==> flow/design.v <==
module alu #(parameter DATA_WIDTH = 32, OP = 3)
(
    input wire start,
    input wire clk,
    input wire reset_n,
    input wire [DATA_WIDTH - 1 : 0] A,
    input wire [DATA_WIDTH - 1 : 0] B,
    input wire [OP - 1 : 0] op,
    output reg [DATA_WIDTH - 1 : 0] result,
    output reg done
);
  localparam AND = 3'b000;   
  localparam OR  = 3'b001;   
  localparam ADD = 3'b010;   
  localparam NOP = 3'b011;   
  localparam SUB = 3'b100;   
  localparam MUL = 3'b101;   
  localparam SLT = 3'b110;   
  reg done_reg;
  reg [DATA_WIDTH - 1 : 0] result_reg;
  always @(posedge clk or negedge reset_n) begin
    if (!reset_n) begin
      result_reg <= 32'h00000000;
    end
    else begin
      if(start) begin
        case (op)
          AND: result_reg <=  A & B;
          OR : result_reg <=  A | B;
          ADD: result_reg <=  A + B;
          SUB: result_reg <=  A - B;
          MUL: result_reg <=  A * B;
          SLT: result_reg <= (A < B) ? 32'b1 : 32'b0;
          default: result_reg <= 32'h00000000;
        endcase
      end
    end
  end
  always @(posedge clk or negedge reset_n) begin
    if(!reset_n) begin
      done_reg <= 1'b0;
    end
    else begin
      if(start && (op != NOP)) begin
        done_reg <= 1'b1;
      end
      else begin
        done_reg <= 1'b0;
      end
    end
  end
  always @(posedge clk or negedge reset_n) begin
    if (!reset_n) begin
      done <= 1'b0;
    end
    else begin
      done <= done_reg;
    end
  end
  always @(posedge clk or negedge reset_n) begin
    if (!reset_n) begin
      result <= 32'h00000000;
    end
    else begin
      result <= result_reg;
    end
  end
endmodule
Wiki page: alu / tool data

== From RTL to reports: alu ==
Each step is given for the RTL above and for the edited RTL.
Lines under "before" count in the file above, lines under "after" in the edited file.
"difference": "after" minus "before" as printed here. "rel. change": 100 x difference / "before".
A cell with n/a has no value.

* Top module: alu
* Clock: clk
* Standard-cell library: sky130hd
* Library corner: tt_025C_1v80

== Edit of the RTL ==
Unified diff, file above to edited file.
A script made this edit. It changes what the design does and was not meant as an optimisation.

<pre>
@@ -58,11 +58,4 @@
     end
   end
-  always @(posedge clk or negedge reset_n) begin
-    if (!reset_n) begin
-      result <= 32'h00000000;
-    end
-    else begin
-      result <= result_reg;
-    end
-  end
+  always @(*) result = result_reg;
 endmodule
</pre>

== Elaborated design ==
Source: Yosys, flattened and elaborated, memories not mapped. Widths are those after wreduce; folded enables and synchronous resets count as part of the registers. Registers that Yosys merges into a memory's read port (data or address) are not register bits. Print and check cells do not count. Equal cells are merged and count once.

{| class="wikitable"
|+ Word-level totals
! what !! before !! after !! difference !! rel. change (%)
|-
| input bits || 70 || 70 || 0 || 0.00
|-
| output and inout bits || 33 || 33 || 0 || 0.00
|-
| flip-flop bits (word level) || 66 || 34 || -32 || -48.48
|-
| elaborated cells || 21 || 20 || -1 || -4.76
|}

{| class="wikitable"
|+ Operators by class
! what !! before !! after !! difference !! rel. change (%)
|-
| order comparisons || 1 || 1 || 0 || 0.00
|-
| bitwise gates (word level) || 2 || 2 || 0 || 0.00
|-
| add/sub/neg operators || 2 || 2 || 0 || 0.00
|-
| multiply operators || 1 || 1 || 0 || 0.00
|-
| muxes and demuxes || 3 || 3 || 0 || 0.00
|-
| reduce/logical cells || 2 || 2 || 0 || 0.00
|-
| equality and inequality tests || 6 || 6 || 0 || 0.00
|}

{| class="wikitable"
|+ Operators with widths
! cell !! before !! after !! difference !! rel. change (%)
|-
| equality test 3 bit with constant B || 3 || 3 || 0 || 0.00
|-
| two-way mux 1 bit || 2 || 2 || 0 || 0.00
|-
| adder 32 bit || 1 || 1 || 0 || 0.00
|-
| bitwise AND 32 bit || 1 || 1 || 0 || 0.00
|-
| equality test 3 x 1 -> 1 bit with constant B || 1 || 1 || 0 || 0.00
|-
| equality test 3 x 2 -> 1 bit with constant B || 1 || 1 || 0 || 0.00
|-
| logical AND 1 bit || 1 || 1 || 0 || 0.00
|-
| logical NOT 3 bit || 1 || 1 || 0 || 0.00
|-
| less-than comparator 32 bit || 1 || 1 || 0 || 0.00
|-
| multiplier 32 x 32 -> 32 bit || 1 || 1 || 0 || 0.00
|-
| inequality test 3 x 2 -> 1 bit with constant B || 1 || 1 || 0 || 0.00
|-
| OR 32 bit || 1 || 1 || 0 || 0.00
|-
| parallel mux 32 bit (select 6 bit) || 1 || 1 || 0 || 0.00
|-
| subtractor 32 bit || 1 || 1 || 0 || 0.00
|}

== Logic depth ==
Longest topological path by Yosys (ltp), each cell counted once; first at word level (registers and memories cut), then after technology mapping (sequential cells cut; the memories' decode and read muxes count).

{| class="wikitable"
|+ Depth
! what !! before !! after !! difference !! rel. change (%)
|-
| depth in word-level cells || 3 || 3 || 0 || 0.00
|-
| ABC_AREA || 0 || 0 || n/a || n/a
|-
| gate-level depth with buffers || 29 || 29 || 0 || 0.00
|-
| mapped depth without buffers || 26 || 27 || +1 || +3.85
|}

== After synthesis ==
The flow's flattened synthesis, as Yosys stat reports it; memories are mapped. The netlist is that of the ABC_AREA named above (0 if unset); the other value can give another one.

{| class="wikitable"
|+ Cell types
! type !! before !! after !! difference !! rel. change (%)
|-
| sky130_fd_sc_hd__dfrtp_1 || 66 || 34 || -32 || -48.48
|-
| sky130_fd_sc_hd__a21oi_1 || 99 || 84 || -15 || -15.15
|-
| sky130_fd_sc_hd__o21ai_0 || 76 || 64 || -12 || -15.79
|-
| sky130_fd_sc_hd__nor3_1 || 25 || 13 || -12 || -48.00
|-
| sky130_fd_sc_hd__and3_1 || 13 || 3 || -10 || -76.92
|-
| sky130_fd_sc_hd__clkbuf_1 || 104 || 95 || -9 || -8.65
|-
| sky130_fd_sc_hd__o21bai_1 || 10 || 19 || +9 || +90.00
|-
| sky130_fd_sc_hd__buf_2 || 8 || 0 || -8 || -100.00
|-
| sky130_fd_sc_hd__nor3b_1 || 9 || 2 || -7 || -77.78
|-
| sky130_fd_sc_hd__a22oi_1 || 20 || 14 || -6 || -30.00
|-
| sky130_fd_sc_hd__o22ai_1 || 13 || 7 || -6 || -46.15
|-
| sky130_fd_sc_hd__or3_1 || 10 || 4 || -6 || -60.00
|-
| sky130_fd_sc_hd__a211o_1 || 7 || 1 || -6 || -85.71
|-
| sky130_fd_sc_hd__or2_2 || 6 || 0 || -6 || -100.00
|-
| sky130_fd_sc_hd__nand4_1 || 3 || 9 || +6 || +200.00
|-
| sky130_fd_sc_hd__clkbuf_8 || 0 || 6 || +6 || n/a
|-
| sky130_fd_sc_hd__o221ai_1 || 11 || 16 || +5 || +45.45
|-
| sky130_fd_sc_hd__a31oi_1 || 9 || 14 || +5 || +55.56
|}

The list need not be complete.

{| class="wikitable"
|+ Mapped netlist
! what !! before !! after !! difference !! rel. change (%)
|-
| cell count || 2,621 || 2,506 || -115 || -4.39
|-
| buffer cells || 129 || 118 || -11 || -8.53
|-
| flip-flop cells || 66 || 34 || -32 || -48.48
|-
| chip area (Yosys) (mm^2) || 0.0219861 || 0.020855 || -0.0011311 || -5.14
|-
| area of sequential cells (mm^2) || 0.0016516 || 0.0008508 || -0.0008008 || -48.49
|}

== Timing after synthesis ==
OpenSTA on the mapped netlist: ideal clock, no wires. The path of least setup slack (recovery checks aside). Input and output delay are each 20% of the period. Register names are those of the netlist, which keeps one name where synthesis merged equal registers.

{| class="wikitable"
|+ Timing path post-synthesis
! what !! before !! after !! difference !! rel. change (%)
|-
| path kind || input-to-reg || input-to-reg || n/a || n/a
|-
| from || in B[2] || in B[2] || n/a || n/a
|-
| to || reg result_reg[23] || reg result_reg[31] || n/a || n/a
|-
| input delay (ns) || 1.900 || 1.900 || 0.000 || 0.00
|-
| driving pins on the path || 26 || 25 || -1 || -3.85
|-
| required time (ns) || 9.361 || 9.370 || +0.009 || +0.10
|-
| arrival (ns) || 8.778 || 8.393 || -0.385 || -4.39
|-
| clock period (ns) || 9.5 || 9.5 || 0.0 || 0.00
|-
| path buffers || 3 || 2 || -1 || -33.33
|-
| path delay (ns) || 7.017 || 6.623 || -0.394 || -5.61
|-
| path slack (ns) || 0.583 || 0.978 || +0.395 || n/a
|-
| synthesis period reached (ns) || 8.917 || 8.522 || -0.395 || -4.43
|}

"path delay" is the arrival time less input delay plus setup time.
"driving pins on the path" counts driving pins, that of a launching flip-flop among them; a cell with two outputs on the path counts twice.
"synthesis period reached" is the clock period less the worst setup slack; recovery checks do not enter. This is arithmetic on one report: input and output delays are still those of the set period (20% each).
Between the ends stands the longest chain of elaborated cells between them, by number of cells; it is not shown to be the way that was timed. Of several equally long chains one is given.
A line is the first line of the expression or statement that the cell stems from. Yosys adds cells for indexed reads and writes and turns some case tables into memories.
At most two assigning lines are given for a register; there are more.

On the way, post-synthesis, before:
* Cells stage by stage: sky130_fd_sc_hd__clkbuf_1 -> sky130_fd_sc_hd__inv_1 -> sky130_fd_sc_hd__clkbuf_1 -> sky130_fd_sc_hd__nor2_1 -> sky130_fd_sc_hd__fa_1 -> sky130_fd_sc_hd__inv_1 -> sky130_fd_sc_hd__fa_1 -> sky130_fd_sc_hd__fa_1 -> sky130_fd_sc_hd__fa_1 -> sky130_fd_sc_hd__inv_1 -> sky130_fd_sc_hd__fa_1 -> sky130_fd_sc_hd__inv_1 -> sky130_fd_sc_hd__fa_1 -> sky130_fd_sc_hd__inv_1 -> sky130_fd_sc_hd__fa_1 -> sky130_fd_sc_hd__fa_1 -> sky130_fd_sc_hd__ha_1 -> sky130_fd_sc_hd__clkbuf_1 -> sky130_fd_sc_hd__a211oi_1 -> sky130_fd_sc_hd__o21ai_0 -> sky130_fd_sc_hd__a31oi_1 -> sky130_fd_sc_hd__a21boi_1 -> sky130_fd_sc_hd__o21ai_0 -> sky130_fd_sc_hd__a311oi_1 -> sky130_fd_sc_hd__nor3_1 -> sky130_fd_sc_hd__or4_1
* Cells in the longest elaborated chain: 2
* Elaborated cells on any way between the ends: 4
* RTL lines with such cells: 4

{| class="wikitable"
|+ Ends and longest elaborated chain, post-synthesis, before
! what !! RTL line !! RTL
|-
| start: declaration || 7 || <nowiki>input wire [DATA_WIDTH - 1 : 0] B,</nowiki>
|-
| multiplier 32 x 32 -> 32 bit || 32 || <nowiki>MUL: result_reg <=  A * B;</nowiki>
|-
| parallel mux 32 bit (select 6 bit) || 27 || <nowiki>case (op)</nowiki>
|-
| end: assignment || 28 || <nowiki>AND: result_reg <=  A & B;</nowiki>
|-
| end: assignment || 29 || <nowiki>OR : result_reg <=  A | B;</nowiki>
|-
| end: declaration || 20 || <nowiki>reg [DATA_WIDTH - 1 : 0] result_reg;</nowiki>
|}

On the way, post-synthesis, after:
* Cells stage by stage: sky130_fd_sc_hd__clkbuf_1 -> sky130_fd_sc_hd__inv_1 -> sky130_fd_sc_hd__clkbuf_1 -> sky130_fd_sc_hd__nor2_1 -> sky130_fd_sc_hd__fa_1 -> sky130_fd_sc_hd__inv_1 -> sky130_fd_sc_hd__fa_1 -> sky130_fd_sc_hd__fa_1 -> sky130_fd_sc_hd__fa_1 -> sky130_fd_sc_hd__inv_1 -> sky130_fd_sc_hd__fa_1 -> sky130_fd_sc_hd__fa_1 -> sky130_fd_sc_hd__fa_1 -> sky130_fd_sc_hd__fa_1 -> sky130_fd_sc_hd__ha_1 -> sky130_fd_sc_hd__a21oi_1 -> sky130_fd_sc_hd__nor2b_1 -> sky130_fd_sc_hd__o21a_1 -> sky130_fd_sc_hd__nor4_1 -> sky130_fd_sc_hd__a31oi_1 -> sky130_fd_sc_hd__nand2b_1 -> sky130_fd_sc_hd__a31oi_1 -> sky130_fd_sc_hd__xnor2_1 -> sky130_fd_sc_hd__a211oi_1 -> sky130_fd_sc_hd__a31oi_1
* Cells in the longest elaborated chain: 2
* Elaborated cells on any way between the ends: 4
* RTL lines with such cells: 4

{| class="wikitable"
|+ Ends and longest elaborated chain, post-synthesis, after
! what !! RTL line !! RTL
|-
| start: declaration || 7 || <nowiki>input wire [DATA_WIDTH - 1 : 0] B,</nowiki>
|-
| multiplier 32 x 32 -> 32 bit || 32 || <nowiki>MUL: result_reg <=  A * B;</nowiki>
|-
| parallel mux 32 bit (select 6 bit) || 27 || <nowiki>case (op)</nowiki>
|-
| end: assignment || 28 || <nowiki>AND: result_reg <=  A & B;</nowiki>
|-
| end: assignment || 29 || <nowiki>OR : result_reg <=  A | B;</nowiki>
|-
| end: declaration || 20 || <nowiki>reg [DATA_WIDTH - 1 : 0] result_reg;</nowiki>
|}

== Timing after layout ==
From the final timing report of each run of pair A: the path of least setup slack in the routed layout; clock arrival at registers is part of the times.

{| class="wikitable"
|+ Timing path post-layout
! what !! before !! after !! difference !! rel. change (%)
|-
| path kind || input-to-reg || input-to-reg || n/a || n/a
|-
| from || in B[5] || in B[10] || n/a || n/a
|-
| to || reg result_reg[30] || reg result_reg[27] || n/a || n/a
|-
| arrival (ns) || 9.30 || 9.43 || +0.13 || +1.40
|-
| clock period (ns) || 9.5 || 9.5 || 0.0 || 0.00
|-
| path slack (ns) || 0.39 || 0.24 || -0.15 || n/a
|-
| required time (ns) || 9.68 || 9.67 || -0.01 || -0.10
|-
| driving pins on the path || 24 || 23 || -1 || -4.17
|-
| path buffers || 2 || 3 || +1 || +50.00
|-
| input delay (ns) || 1.90 || 1.90 || 0.00 || 0.00
|}

Between the ends stands the longest chain of elaborated cells between them, by number of cells; it is not shown to be the way that was timed. Of several equally long chains one is given.
At most two assigning lines are given for a register; there are more.

On the way, post-layout, before:
* Cells stage by stage: sky130_fd_sc_hd__clkdlybuf4s50_1 -> sky130_fd_sc_hd__inv_1 -> sky130_fd_sc_hd__buf_4 -> sky130_fd_sc_hd__nor2_1 -> sky130_fd_sc_hd__fa_1 -> sky130_fd_sc_hd__fa_1 -> sky130_fd_sc_hd__fa_1 -> sky130_fd_sc_hd__inv_1 -> sky130_fd_sc_hd__fa_1 -> sky130_fd_sc_hd__inv_1 -> sky130_fd_sc_hd__fa_1 -> sky130_fd_sc_hd__fa_1 -> sky130_fd_sc_hd__fa_1 -> sky130_fd_sc_hd__fa_1 -> sky130_fd_sc_hd__ha_1 -> sky130_fd_sc_hd__a211oi_1 -> sky130_fd_sc_hd__o21ai_0 -> sky130_fd_sc_hd__a211oi_1 -> sky130_fd_sc_hd__o31ai_1 -> sky130_fd_sc_hd__a211o_1 -> sky130_fd_sc_hd__and3_1 -> sky130_fd_sc_hd__or3_1 -> sky130_fd_sc_hd__a31oi_1 -> sky130_fd_sc_hd__a32oi_1
* Cells in the longest elaborated chain: 2
* Elaborated cells on any way between the ends: 4
* RTL lines with such cells: 4

{| class="wikitable"
|+ Ends and longest elaborated chain, post-layout, before
! what !! RTL line !! RTL
|-
| start: declaration || 7 || <nowiki>input wire [DATA_WIDTH - 1 : 0] B,</nowiki>
|-
| multiplier 32 x 32 -> 32 bit || 32 || <nowiki>MUL: result_reg <=  A * B;</nowiki>
|-
| parallel mux 32 bit (select 6 bit) || 27 || <nowiki>case (op)</nowiki>
|-
| end: assignment || 28 || <nowiki>AND: result_reg <=  A & B;</nowiki>
|-
| end: assignment || 29 || <nowiki>OR : result_reg <=  A | B;</nowiki>
|-
| end: declaration || 20 || <nowiki>reg [DATA_WIDTH - 1 : 0] result_reg;</nowiki>
|}

On the way, post-layout, after:
* Cells stage by stage: sky130_fd_sc_hd__clkdlybuf4s50_1 -> sky130_fd_sc_hd__buf_12 -> sky130_fd_sc_hd__clkinv_1 -> sky130_fd_sc_hd__nor2_1 -> sky130_fd_sc_hd__fa_1 -> sky130_fd_sc_hd__fa_1 -> sky130_fd_sc_hd__inv_1 -> sky130_fd_sc_hd__fa_1 -> sky130_fd_sc_hd__fa_1 -> sky130_fd_sc_hd__inv_1 -> sky130_fd_sc_hd__fa_1 -> sky130_fd_sc_hd__fa_1 -> sky130_fd_sc_hd__fa_1 -> sky130_fd_sc_hd__fa_1 -> sky130_fd_sc_hd__ha_1 -> sky130_fd_sc_hd__o21ai_0 -> sky130_fd_sc_hd__a31oi_1 -> sky130_fd_sc_hd__buf_4 -> sky130_fd_sc_hd__nor2_1 -> sky130_fd_sc_hd__xnor2_1 -> sky130_fd_sc_hd__a221oi_1 -> sky130_fd_sc_hd__o21ai_1 -> sky130_fd_sc_hd__a22o_1
* Cells in the longest elaborated chain: 2
* Elaborated cells on any way between the ends: 4
* RTL lines with such cells: 4

{| class="wikitable"
|+ Ends and longest elaborated chain, post-layout, after
! what !! RTL line !! RTL
|-
| start: declaration || 7 || <nowiki>input wire [DATA_WIDTH - 1 : 0] B,</nowiki>
|-
| multiplier 32 x 32 -> 32 bit || 32 || <nowiki>MUL: result_reg <=  A * B;</nowiki>
|-
| parallel mux 32 bit (select 6 bit) || 27 || <nowiki>case (op)</nowiki>
|-
| end: assignment || 28 || <nowiki>AND: result_reg <=  A & B;</nowiki>
|-
| end: assignment || 29 || <nowiki>OR : result_reg <=  A | B;</nowiki>
|-
| end: declaration || 20 || <nowiki>reg [DATA_WIDTH - 1 : 0] result_reg;</nowiki>
|}

== Measured runs ==
Both versions went through the flow (Yosys, OpenROAD) with the same settings in each pair. Constraints: input delay and output delay 20% of the set period each, output load 0.01 pF.

Flow settings, pair A:
* CORE_UTILIZATION: 45
* period_ns: 9.5
* CAP_MARGIN: 20
* CORE_MARGIN: 2
* SLEW_MARGIN: 20

{| class="wikitable"
|+ Final reports, pair A
! what !! before !! after !! difference !! rel. change (%)
|-
| post-synthesis cell area (mm^2) || 0.0219861 || 0.020855 || -0.0011311 || -5.14
|-
| clock period achieved (ns) || 9.112 || 9.260 || +0.148 || +1.62
|-
| lowest hold slack (ns) || 0.356 || 0.354 || -0.002 || n/a
|-
| standard-cell area of the final layout (mm^2) || 0.0250253 || 0.0237165 || -0.0013088 || -5.23
|-
| worst setup slack after layout (ns) || 0.388 || 0.240 || -0.148 || n/a
|-
| summed negative setup slack (ns) || 0.000 || 0.000 || 0.000 || n/a
|-
| utilization after routing (%) || 51.6 || 52.0 || +0.4 || n/a
|-
| area of the die (mm^2) || 0.050643 || 0.0480815 || -0.0025615 || -5.06
|}

Flow settings, pair B:
* CELL_PAD_IN_SITES_DETAIL_PLACEMENT: 2
* CORE_ASPECT_RATIO: 1.57
* CORE_UTILIZATION: 31
* CTS_CLUSTER_SIZE: 47
* HOLD_SLACK_MARGIN: 0.15
* PLACE_DENSITY_LB_ADDON: 0.1
* SLEW_MARGIN: 0
* period_ns: 5.34
* CAP_MARGIN: 20
* CORE_MARGIN: 2

{| class="wikitable"
|+ Final reports, pair B
! what !! before !! after !! difference !! rel. change (%)
|-
| post-synthesis cell area (mm^2) || 0.0219861 || 0.020855 || -0.0011311 || -5.14
|-
| clock period achieved (ns) || 7.874 || 7.891 || +0.017 || +0.22
|-
| lowest hold slack (ns) || 0.354 || 0.364 || +0.010 || n/a
|-
| standard-cell area of the final layout (mm^2) || 0.0319431 || 0.030478 || -0.0014651 || -4.59
|-
| worst setup slack after layout (ns) || -2.534 || -2.551 || -0.017 || n/a
|-
| summed negative setup slack (ns) || -49.648 || -48.187 || +1.461 || n/a
|-
| utilization after routing (%) || 45.4 || 45.6 || +0.2 || n/a
|-
| area of the die (mm^2) || 0.0731234 || 0.0694169 || -0.0037065 || -5.07
|}

"clock period achieved" is the run's clock period less its worst setup slack. It is reckoned from that one timing run; input and output delays stay at 20% of the period that was set.
